==> flow/design.v <==
module axi_s_to_fifos #(
    parameter integer FIFO_DEPTH = 32,
    parameter integer C_DATA_WIDTH = 32
)(
    input  logic                     clk,
    input  logic                     nrst,
    input  logic [31:0]  awaddr,
    input  logic [3:0]               awprot,
    input  logic                     awvalid,
    output logic                     awready,
    input  logic [C_DATA_WIDTH-1:0]  wdata,
    input  logic [C_DATA_WIDTH/8-1:0] wstrb,
    input  logic                     wvalid,
    output logic                     wready,
    output logic [1:0]               bresp,
    output logic                     bvalid,
    input  logic                     bready,
    input  logic [31:0]  araddr,
    input  logic [3:0]               arprot,
    input  logic                     arvalid,
    output logic                     arready,
    output logic [C_DATA_WIDTH-1:0]  rdata,
    output logic [1:0]               rresp,
    output logic                     rvalid,
    input  logic                     rready,
    input logic [C_DATA_WIDTH-1:0]  fifo_wdata,
    output logic                    fifo_full,
    output logic                    fifo_almost_full,
    input logic                     fifo_wena,
    output logic [C_DATA_WIDTH-1:0] fifo_rdata,
    output logic                    fifo_empty,
    output logic                    fifo_almost_empty,
    input logic                     fifo_rena
);
    localparam ADDR_STATUS  = 0;
    localparam ADDR_WRITE   = 1;
    localparam ADDR_READ    = 2;
    localparam BYTES        = C_DATA_WIDTH/8;
    localparam ADDR_LSB     = $clog2(BYTES); 
    logic [C_DATA_WIDTH-1:0]    reg_write   [0:FIFO_DEPTH-1];
    logic [C_DATA_WIDTH-1:0]    reg_read    [0:FIFO_DEPTH-1];
    logic [31:0]                araddr_reg;
    logic [31:0]                awaddr_reg;
    logic [C_DATA_WIDTH-1:0]    wdata_reg;
    logic full2;
    logic almost_full2;
    logic empty2;
    logic almost_empty2;
    logic full1;
    logic almost_full1;
    logic empty1;
    logic almost_empty1;
    logic wrote_axi;
    logic rd_pop;
    logic push_fifo1;
    logic pop_fifo1;
    logic push_fifo2;
    logic pop_fifo2;
    localparam int INDEX_W = $clog2(FIFO_DEPTH);
    logic [INDEX_W-1:0] write_index_axi, read_index_axi;
    logic [INDEX_W-1:0] write_index_fifo, read_index_fifo;
    logic [INDEX_W:0]   size_fifo1, size_fifo2;
    typedef enum logic {
        IDLE_READ,
        READ_DATA
    } state_read;
    state_read state_r;
    always_ff @(posedge clk or negedge nrst) begin
        if (!nrst) begin
            arready             <= 0;
            araddr_reg          <= 0;
            rdata               <= 0;
            rresp               <= 0;
            rvalid              <= 0;
            state_r             <= IDLE_READ;
            read_index_axi      <= 0;
            rd_pop              <= 0;
        end else begin
            case (state_r)
                IDLE_READ: begin
                    arready     <= 1;
                    if (arvalid && arready) begin
                        araddr_reg  <= araddr;
                        state_r     <= READ_DATA;
                        arready <= 0;
                    end
                end
                READ_DATA: begin
                    if (!rvalid) begin
                        rvalid  <= 1;
                        rresp   <= 0;
                        rd_pop  <= (araddr_reg[31:ADDR_LSB] == ADDR_READ) && !empty1;
                        if (araddr_reg[31:ADDR_LSB] == ADDR_STATUS) begin
                            rdata   <= {28'b0,
                                        full2,
                                        almost_full2,
                                        empty1,
                                        almost_empty1};
                        end else if (araddr_reg[31:ADDR_LSB] == ADDR_READ && !empty1) begin
                            rdata   <= reg_read[read_index_axi];
                        end else begin
                            rdata   <= 0;
                        end
                    end else if (rready) begin
                        if (rd_pop) begin
                            read_index_axi <= read_index_axi + 1;
                            if (read_index_axi == FIFO_DEPTH - 1) begin
                                read_index_axi <= 0;
                            end
                        end
                        rvalid  <= 0;
                        state_r <= IDLE_READ;
                    end
                end
                default: begin
                    state_r <= IDLE_READ;
                end
            endcase
        end
    end
    always_ff @(posedge clk or negedge nrst) begin
        if (!nrst) begin
            for (int i = 0; i < FIFO_DEPTH; i++) begin
                reg_read[i]     <= '0;
            end
            write_index_fifo    <= 0;
        end else begin
            if (fifo_wena && !full1) begin
                reg_read[write_index_fifo] <= fifo_wdata;
                write_index_fifo <= write_index_fifo + 1;
                if (write_index_fifo == FIFO_DEPTH - 1) begin
                    write_index_fifo <= 0;
                end
            end
        end
    end
    always_comb begin
        push_fifo1 = (fifo_wena && !full1);
        pop_fifo1 = rd_pop && (state_r == READ_DATA) && (rready && rvalid);
    end
    always_ff @(posedge clk or negedge nrst) begin
        if (!nrst) begin
            size_fifo1 <= FIFO_DEPTH;
        end else begin
            size_fifo1 <= size_fifo1 + pop_fifo1 - push_fifo1;
        end
    end
    typedef enum logic [1:0] {
        IDLE_WRITE,
        HAVE_AW,
        HAVE_W,
        RESP
    } state_write;
    state_write state_w;
    always_ff @(posedge clk or negedge nrst) begin
        if (!nrst) begin
            awready         <= 0;
            wready          <= 0;
            bvalid          <= 0;
            bresp           <= 0;
            awaddr_reg      <= 0;
            wdata_reg       <= 0;
            wrote_axi       <= 0;
            write_index_axi <= 0;
            state_w         <= IDLE_WRITE;
            for (int i = 0; i < FIFO_DEPTH; i++) begin
                reg_write[i] <= '0;
            end
        end else begin
            case (state_w)
                IDLE_WRITE: begin
                    awready <= 1;
                    wready  <= 1;
                    wrote_axi   <= 0;
                    if ((wvalid && wready) && (awvalid && awready)) begin
                        wdata_reg   <= wdata;
                        awaddr_reg  <= awaddr;
                        wready      <= 0;
                        awready     <= 0;
                        state_w     <= RESP;
                    end else if (awvalid && awready) begin
                        awaddr_reg  <= awaddr;
                        awready     <= 0;
                        state_w     <= HAVE_AW;
                    end else if (wvalid && wready) begin
                        wdata_reg   <= wdata;
                        wready      <= 0;
                        state_w     <= HAVE_W;
                    end
                end
                HAVE_AW: begin
                    wready  <= 1;
                    if (wvalid && wready) begin
                        wdata_reg   <= wdata;
                        wready      <= 0;
                        state_w     <= RESP;
                    end
                end
                HAVE_W: begin
                    awready <= 1;
                    if (awvalid && awready) begin
                        awaddr_reg  <= awaddr;
                        awready     <= 0;
                        state_w     <= RESP;
                    end
                end
                RESP: begin
                    if (awaddr_reg[31:ADDR_LSB] == ADDR_WRITE && !wrote_axi && !full2) begin
                        reg_write[write_index_axi] <= wdata_reg;
                        write_index_axi <= write_index_axi + 1;
                        if (write_index_axi == FIFO_DEPTH - 1) begin
                            write_index_axi <= 0;
                        end
                        wrote_axi <= 1;
                    end
                    bvalid  <= 1;
                    bresp   <= 0;
                    if (bready && bvalid) begin
                        bvalid  <= 0;
                        state_w <= IDLE_WRITE;
                    end
                end
                default: begin
                    state_w <= IDLE_WRITE;
                end
            endcase
        end
    end
    always_ff @(posedge clk or negedge nrst) begin
        if (!nrst) begin
            read_index_fifo <= 0;
        end else begin
            if (fifo_rena && !empty2) begin
                read_index_fifo <= read_index_fifo + 1;
                if (read_index_fifo == FIFO_DEPTH - 1) begin
                    read_index_fifo <= 0;
                end
            end
        end
    end
    always_comb begin
        pop_fifo2 = (fifo_rena && !empty2);
        push_fifo2 = (awaddr_reg[31:ADDR_LSB] == ADDR_WRITE && !wrote_axi && !full2) && (state_w == RESP);
    end
    always_ff @(posedge clk or negedge nrst) begin
        if (!nrst) begin
            size_fifo2 <= FIFO_DEPTH;
        end else begin
            size_fifo2 <= size_fifo2 + pop_fifo2 - push_fifo2;
        end
    end
    always_comb fifo_rdata = reg_write[read_index_fifo];
    always_comb begin
        empty2        = size_fifo2 == FIFO_DEPTH;
        almost_empty2 = size_fifo2 == (FIFO_DEPTH - 1);
        full2         = size_fifo2 == 0;
        almost_full2  = size_fifo2 == 1;
        empty1         = size_fifo1 == FIFO_DEPTH;
        almost_empty1  = size_fifo1 == (FIFO_DEPTH - 1);
        full1          = size_fifo1 == 0;
        almost_full1   = size_fifo1 == 1;
        fifo_full           = full1;
        fifo_almost_full    = almost_full1;
        fifo_empty          = empty2;
        fifo_almost_empty   = almost_empty2;
    end
endmodule
Lab notebook: axi_s_to_fifos

Step by step through the tools: axi_s_to_fifos
Tool output for the design above before and after an edit, in the order of the flow.
"before" refers to lines of the RTL above, "after" to lines of the edited file.
"change": "after" minus "before" as printed here. "change_rel_pct": 100 x difference / "before".
Operators carry their Yosys type and port widths (W data, S select, Z words).
Cell names lack the library's common part.
{ "design": {"top_module": "axi_s_to_fifos", "clock_port": "clk", "library": "sky130hd", "lib_corner": "tt_025C_1v80"} }

Diff
The edit as a unified diff against the file above.
The edited RTL no longer does the same as the RTL above: the edit was made by script, with no optimisation intended.
begin of diff
@@ -1,5 +1,5 @@
 module axi_s_to_fifos #(
     parameter integer FIFO_DEPTH = 32,
-    parameter integer C_DATA_WIDTH = 32
+    parameter integer C_DATA_WIDTH = 48
 )(
     input  logic                     clk,
end of diff

Word level
Yosys after proc, flatten, opt, wreduce and memory -nomap, before mapping. Print and check cells are not counted. Equal cells are merged and count once.
{ "bits": {"columns": ["item", "before", "after", "change", "change_rel_pct"], "rows": [
  ["output_inout_bits", 77, 109, 32, 41.56],
  ["regBits", 2218, 3274, 1056, 47.61],
  ["elab_cells", 373, 373, 0, 0.00]
]} }
{ "classes": {"columns": ["item", "before", "after", "change", "change_rel_pct"], "rows": [
  ["n_logic", 2, 2, 0, 0.00],
  ["n_eq", 141, 141, 0, 0.00],
  ["muxes", 37, 37, 0, 0.00],
  ["reduce_and_logical", 102, 102, 0, 0.00],
  ["addsub", 8, 8, 0, 0.00]
]} }
{ "ops": {"columns": ["cell", "before", "after", "change", "change_rel_pct"], "rows": [
  ["$mux W32", 7, 2, -5, -71.43],
  ["$mux W48", 0, 5, 5, null],
  ["$pmux W32 S32", 2, 0, -2, -100.00],
  ["$pmux W48 S32", 0, 2, 2, null],
  ["$pmux W32 S2", 2, 1, -1, -50.00],
  ["$eq A30 B1 Y1 const B", 1, 0, -1, -100.00],
  ["$eq A30 B2 Y1 const B", 1, 0, -1, -100.00],
  ["$logic_not A30 Y1", 1, 0, -1, -100.00],
  ["$eq A29 B1 Y1 const B", 0, 1, 1, null],
  ["$eq A29 B2 Y1 const B", 0, 1, 1, null],
  ["$logic_not A29 Y1", 0, 1, 1, null],
  ["$pmux W48 S2", 0, 1, 1, null],
  ["$eq A5 B5 Y1 const B", 64, 64, 0, 0.00],
  ["$reduce_and A2 Y1", 37, 37, 0, 0.00],
  ["$eq A5 B4 Y1 const B", 32, 32, 0, 0.00],
  ["$reduce_and A3 Y1", 32, 32, 0, 0.00],
  ["$eq A5 B3 Y1 const B", 16, 16, 0, 0.00],
  ["$logic_and A1 B1 Y1", 14, 14, 0, 0.00],
  ["$mux W1", 11, 11, 0, 0.00],
  ["$eq A5 B2 Y1 const B", 8, 8, 0, 0.00],
  ["$mux W2", 6, 6, 0, 0.00],
  ["$logic_not A1 Y1", 5, 5, 0, 0.00],
  ["$add A5 B1 Y5 const B", 4, 4, 0, 0.00],
  ["$eq A5 B1 Y1 const B", 4, 4, 0, 0.00],
  ["$logic_not A5 Y1", 4, 4, 0, 0.00],
  ["$mux W5", 4, 4, 0, 0.00],
  ["$ne A2 B2 Y1 const B", 4, 4, 0, 0.00],
  ["$pmux W1 S2", 4, 4, 0, 0.00]
]} }
The list need not be complete.

Depth
Depth = most cells in a row (Yosys ltp): at word level without a register or memory, in the mapped netlist without a sequential cell, where the memories' decode and read muxes count.
{ "logic_depth": {"columns": ["item", "before", "after", "change", "change_rel_pct"], "rows": [
  ["ltp_word", 5, 5, 0, 0.00],
  ["abc_area", "0", "0", null, null],
  ["mapped_depth", 16, 18, 2, 12.50]
]} }

Synthesis result
The flow's flattened synthesis, as Yosys stat reports it; memories are mapped. The netlist is that of the ABC_AREA named above (0 if unset); the other value can give another one.
{ "types": {"columns": ["cell_type", "before", "after", "change", "change_rel_pct"], "rows": [
  ["dfrtp_1", 2213, 3267, 1054, 47.63],
  ["mux2_2", 2200, 3221, 1021, 46.41],
  ["clkbuf_1", 416, 690, 274, 65.87],
  ["mux2i_1", 198, 367, 169, 85.35],
  ["a22oi_1", 372, 521, 149, 40.05],
  ["o22ai_1", 84, 152, 68, 80.95],
  ["buf_1", 110, 170, 60, 54.55],
  ["nor2_1", 147, 205, 58, 39.46],
  ["a221oi_1", 82, 132, 50, 60.98],
  ["nand4_1", 52, 95, 43, 82.69],
  ["o21ai_0", 118, 153, 35, 29.66],
  ["o2bb2ai_1", 10, 40, 30, 300.00],
  ["a222oi_1", 61, 88, 27, 44.26],
  ["a22o_1", 83, 109, 26, 31.33],
  ["a211oi_1", 17, 40, 23, 135.29],
  ["nand2_1", 200, 219, 19, 9.50],
  ["mux4_2", 11, 29, 18, 163.64],
  ["o22a_1", 15, 31, 16, 106.67]
]} }
The list need not be complete.
{ "synth_totals": {"columns": ["item", "before", "after", "change", "change_rel_pct"], "rows": [
  ["mapped_cells", 7317, 10545, 3228, 44.12],
  ["ffs", 2216, 3270, 1054, 47.56],
  ["yosys_area_mm2", 0.0988173, 0.1445073, 0.0456900, 46.24],
  ["seqArea_mm2", 0.0554569, 0.0818322, 0.0263753, 47.56]
]} }

Timing after synthesis
Path of least setup slack by OpenSTA after synthesis, without wires, with an ideal clock, recovery checks aside; 20% of the period is set as input and as output delay. Where synthesis merged equal registers, the netlist keeps one of their names.
{ "synth_timing": {"columns": ["item", "before", "after", "change", "change_rel_pct"], "rows": [
  ["kind", "register -> output", "register -> output", null, null],
  ["start", "register read_index_fifo[2]", "register read_index_fifo[3]", null, null],
  ["end", "output fifo_rdata[13]", "output fifo_rdata[40]", null, null],
  ["delay_ps", 2383, 3461, 1078, 45.24],
  ["launch_ps", 0, 0, 0, null],
  ["stages", 11, 15, 4, 36.36],
  ["arrival_ps", 2383, 3461, 1078, 45.24],
  ["tclk_ps", 8000, 8000, 0, 0.00],
  ["required_time_ps", 6400, 6400, 0, 0.00],
  ["path_slack_ps", 4017, 2939, -1078, null],
  ["period_less_setup_slack_ps", 3983, 5061, 1078, 27.07]
]} }
"delay_ps" = arrival - input delay + setup time.
A path that ends at an output port has no setup time.
"stages" counts driving pins, that of a launching flip-flop among them; a cell with two outputs on the path counts twice.
"period_less_setup_slack_ps" = period - worst setup slack (recovery checks aside). The figure is calculated, with input and output delays left at 20% of the set period.
The rows between start and end are the longest chain of elaborated cells between them; the timing report does not say that the signal goes this way. Where chains are equally long, one stands for them.
Each line given opens the expression or statement behind the cell; cells for indexed reads and writes are added by Yosys, which also makes memories of some case tables.
A register here has more assigning lines than the two given.
{ "synth_via_before": {"path_cell_list": "dfrtp_1 -> buf_2 -> buf_2 -> nand2_1 -> nor2_1 -> ha_1 -> clkbuf_1 -> a222oi_1 -> nand2_1 -> or4_1 -> o32a_1", "elab_chain_len": 2, "cells_between": 33, "classes_between": "eq/ne: 31; mux: 1; reduce/logical: 1"} }
{ "synth_rtl_before": {"columns": ["item", "line_no", "text"], "rows": [
  ["from (decl)", 61, "logic [INDEX_W-1:0] write_index_fifo, read_index_fifo;"],
  ["from (assign)", 231, "read_index_fifo <= 0;"],
  ["from (assign)", 234, "read_index_fifo <= read_index_fifo + 1;"],
  ["$eq A5 B5 Y1", 252, "always_comb fifo_rdata = reg_write[read_index_fifo];"],
  ["$pmux W32 S32", 252, null],
  ["to (decl)", 30, "output logic [C_DATA_WIDTH-1:0] fifo_rdata,"]
]} }
{ "synth_via_after": {"path_cell_list": "dfrtp_1 -> clkbuf_1 -> buf_1 -> buf_2 -> buf_2 -> clkbuf_1 -> and3_1 -> ha_1 -> clkbuf_1 -> clkbuf_1 -> clkbuf_1 -> a222oi_1 -> o211ai_1 -> nor3_1 -> a31oi_1", "elab_chain_len": 2, "cells_between": 33, "classes_between": "eq/ne: 31; mux: 1; reduce/logical: 1"} }
{ "synth_rtl_after": {"columns": ["item", "line_no", "text"], "rows": [
  ["from (decl)", 61, "logic [INDEX_W-1:0] write_index_fifo, read_index_fifo;"],
  ["from (assign)", 231, "read_index_fifo <= 0;"],
  ["from (assign)", 234, "read_index_fifo <= read_index_fifo + 1;"],
  ["$eq A5 B5 Y1", 252, "always_comb fifo_rdata = reg_write[read_index_fifo];"],
  ["$pmux W48 S32", 252, null],
  ["to (decl)", 30, "output logic [C_DATA_WIDTH-1:0] fifo_rdata,"]
]} }

Path in the finished layout
From the final timing report of the runs of set A: the path of least setup slack in the routed layout; clock arrival at registers is part of the times.
The path's times are printed in steps of 10 ps; the period is the one set.
{ "layout_timing": {"columns": ["item", "before", "after", "change", "change_rel_pct"], "rows": [
  ["kind", "register -> output", "register -> output", null, null],
  ["start", "register read_index_fifo[4]", "register read_index_fifo[0]", null, null],
  ["end", "output fifo_rdata[11]", "output fifo_rdata[41]", null, null],
  ["required_time_ps", 5810, 5810, 0, 0.00],
  ["tclk_ps", 7260, 7260, 0, 0.00],
  ["path_slack_ps", 390, 120, -270, null],
  ["arrival_ps", 5410, 5690, 280, 5.18],
  ["launch_ps", 910, 920, 10, 1.10],
  ["stages", 9, 12, 3, 33.33]
]} }
The rows between start and end are the longest chain of elaborated cells between them; the timing report does not say that the signal goes this way. Where chains are equally long, one stands for them.
A register here has more assigning lines than the two given.
{ "layout_via_before": {"path_cell_list": "dfrtp_4 -> buf_4 -> ha_2 -> buf_4 -> a222oi_1 -> o21ai_0 -> a211oi_1 -> a41oi_1 -> clkdlybuf4s50_1", "elab_chain_len": 2, "cells_between": 33, "classes_between": "eq/ne: 31; mux: 1; reduce/logical: 1"} }
{ "layout_rtl_before": {"columns": ["item", "line_no", "text"], "rows": [
  ["from (decl)", 61, "logic [INDEX_W-1:0] write_index_fifo, read_index_fifo;"],
  ["from (assign)", 231, "read_index_fifo <= 0;"],
  ["from (assign)", 234, "read_index_fifo <= read_index_fifo + 1;"],
  ["$eq A5 B5 Y1", 252, "always_comb fifo_rdata = reg_write[read_index_fifo];"],
  ["$pmux W32 S32", 252, null],
  ["to (decl)", 30, "output logic [C_DATA_WIDTH-1:0] fifo_rdata,"]
]} }
{ "layout_via_after": {"path_cell_list": "dfrtp_1 -> ha_2 -> and3_1 -> ha_2 -> buf_4 -> buf_4 -> a222oi_1 -> o211ai_1 -> a211oi_1 -> a31oi_1 -> buf_4 -> clkdlybuf4s50_1", "elab_chain_len": 2, "cells_between": 33, "classes_between": "eq/ne: 31; mux: 1; reduce/logical: 1"} }
{ "layout_rtl_after": {"columns": ["item", "line_no", "text"], "rows": [
  ["from (decl)", 61, "logic [INDEX_W-1:0] write_index_fifo, read_index_fifo;"],
  ["from (assign)", 231, "read_index_fifo <= 0;"],
  ["from (assign)", 234, "read_index_fifo <= read_index_fifo + 1;"],
  ["$eq A5 B5 Y1", 252, "always_comb fifo_rdata = reg_write[read_index_fifo];"],
  ["$pmux W48 S32", 252, null],
  ["to (decl)", 30, "output logic [C_DATA_WIDTH-1:0] fifo_rdata,"]
]} }

Layout results
Both versions went through the flow (Yosys, OpenROAD) with the same settings in each pair. Constraints: input delay and output delay 20% of the set period each, output load 0.01 pF.
{ "settings_set_A": {"CORE_UTILIZATION": 40, "period_ns": 7.26, "CAP_MARGIN": 20, "CORE_MARGIN": 2, "SLEW_MARGIN": 20} }
{ "measured_set_A": {"columns": ["item", "before", "after", "change", "change_rel_pct"], "rows": [
  ["tns_ps", 0, 0, 0, null],
  ["design_die_area_mm2", 0.251036, 0.366092, 0.115056, 45.83],
  ["design_power_mw", 34.750, 53.233, 18.483, 53.19],
  ["synth_area_mm2", 0.0988173, 0.1445073, 0.0456900, 46.24],
  ["timing.setup.ws_ps", 394, 121, -273, null],
  ["final_util_frac", 0.46, 0.462, 0.002, null]
]} }
"design_power_mw" is the tool's figure for a default switching activity; nothing was simulated.
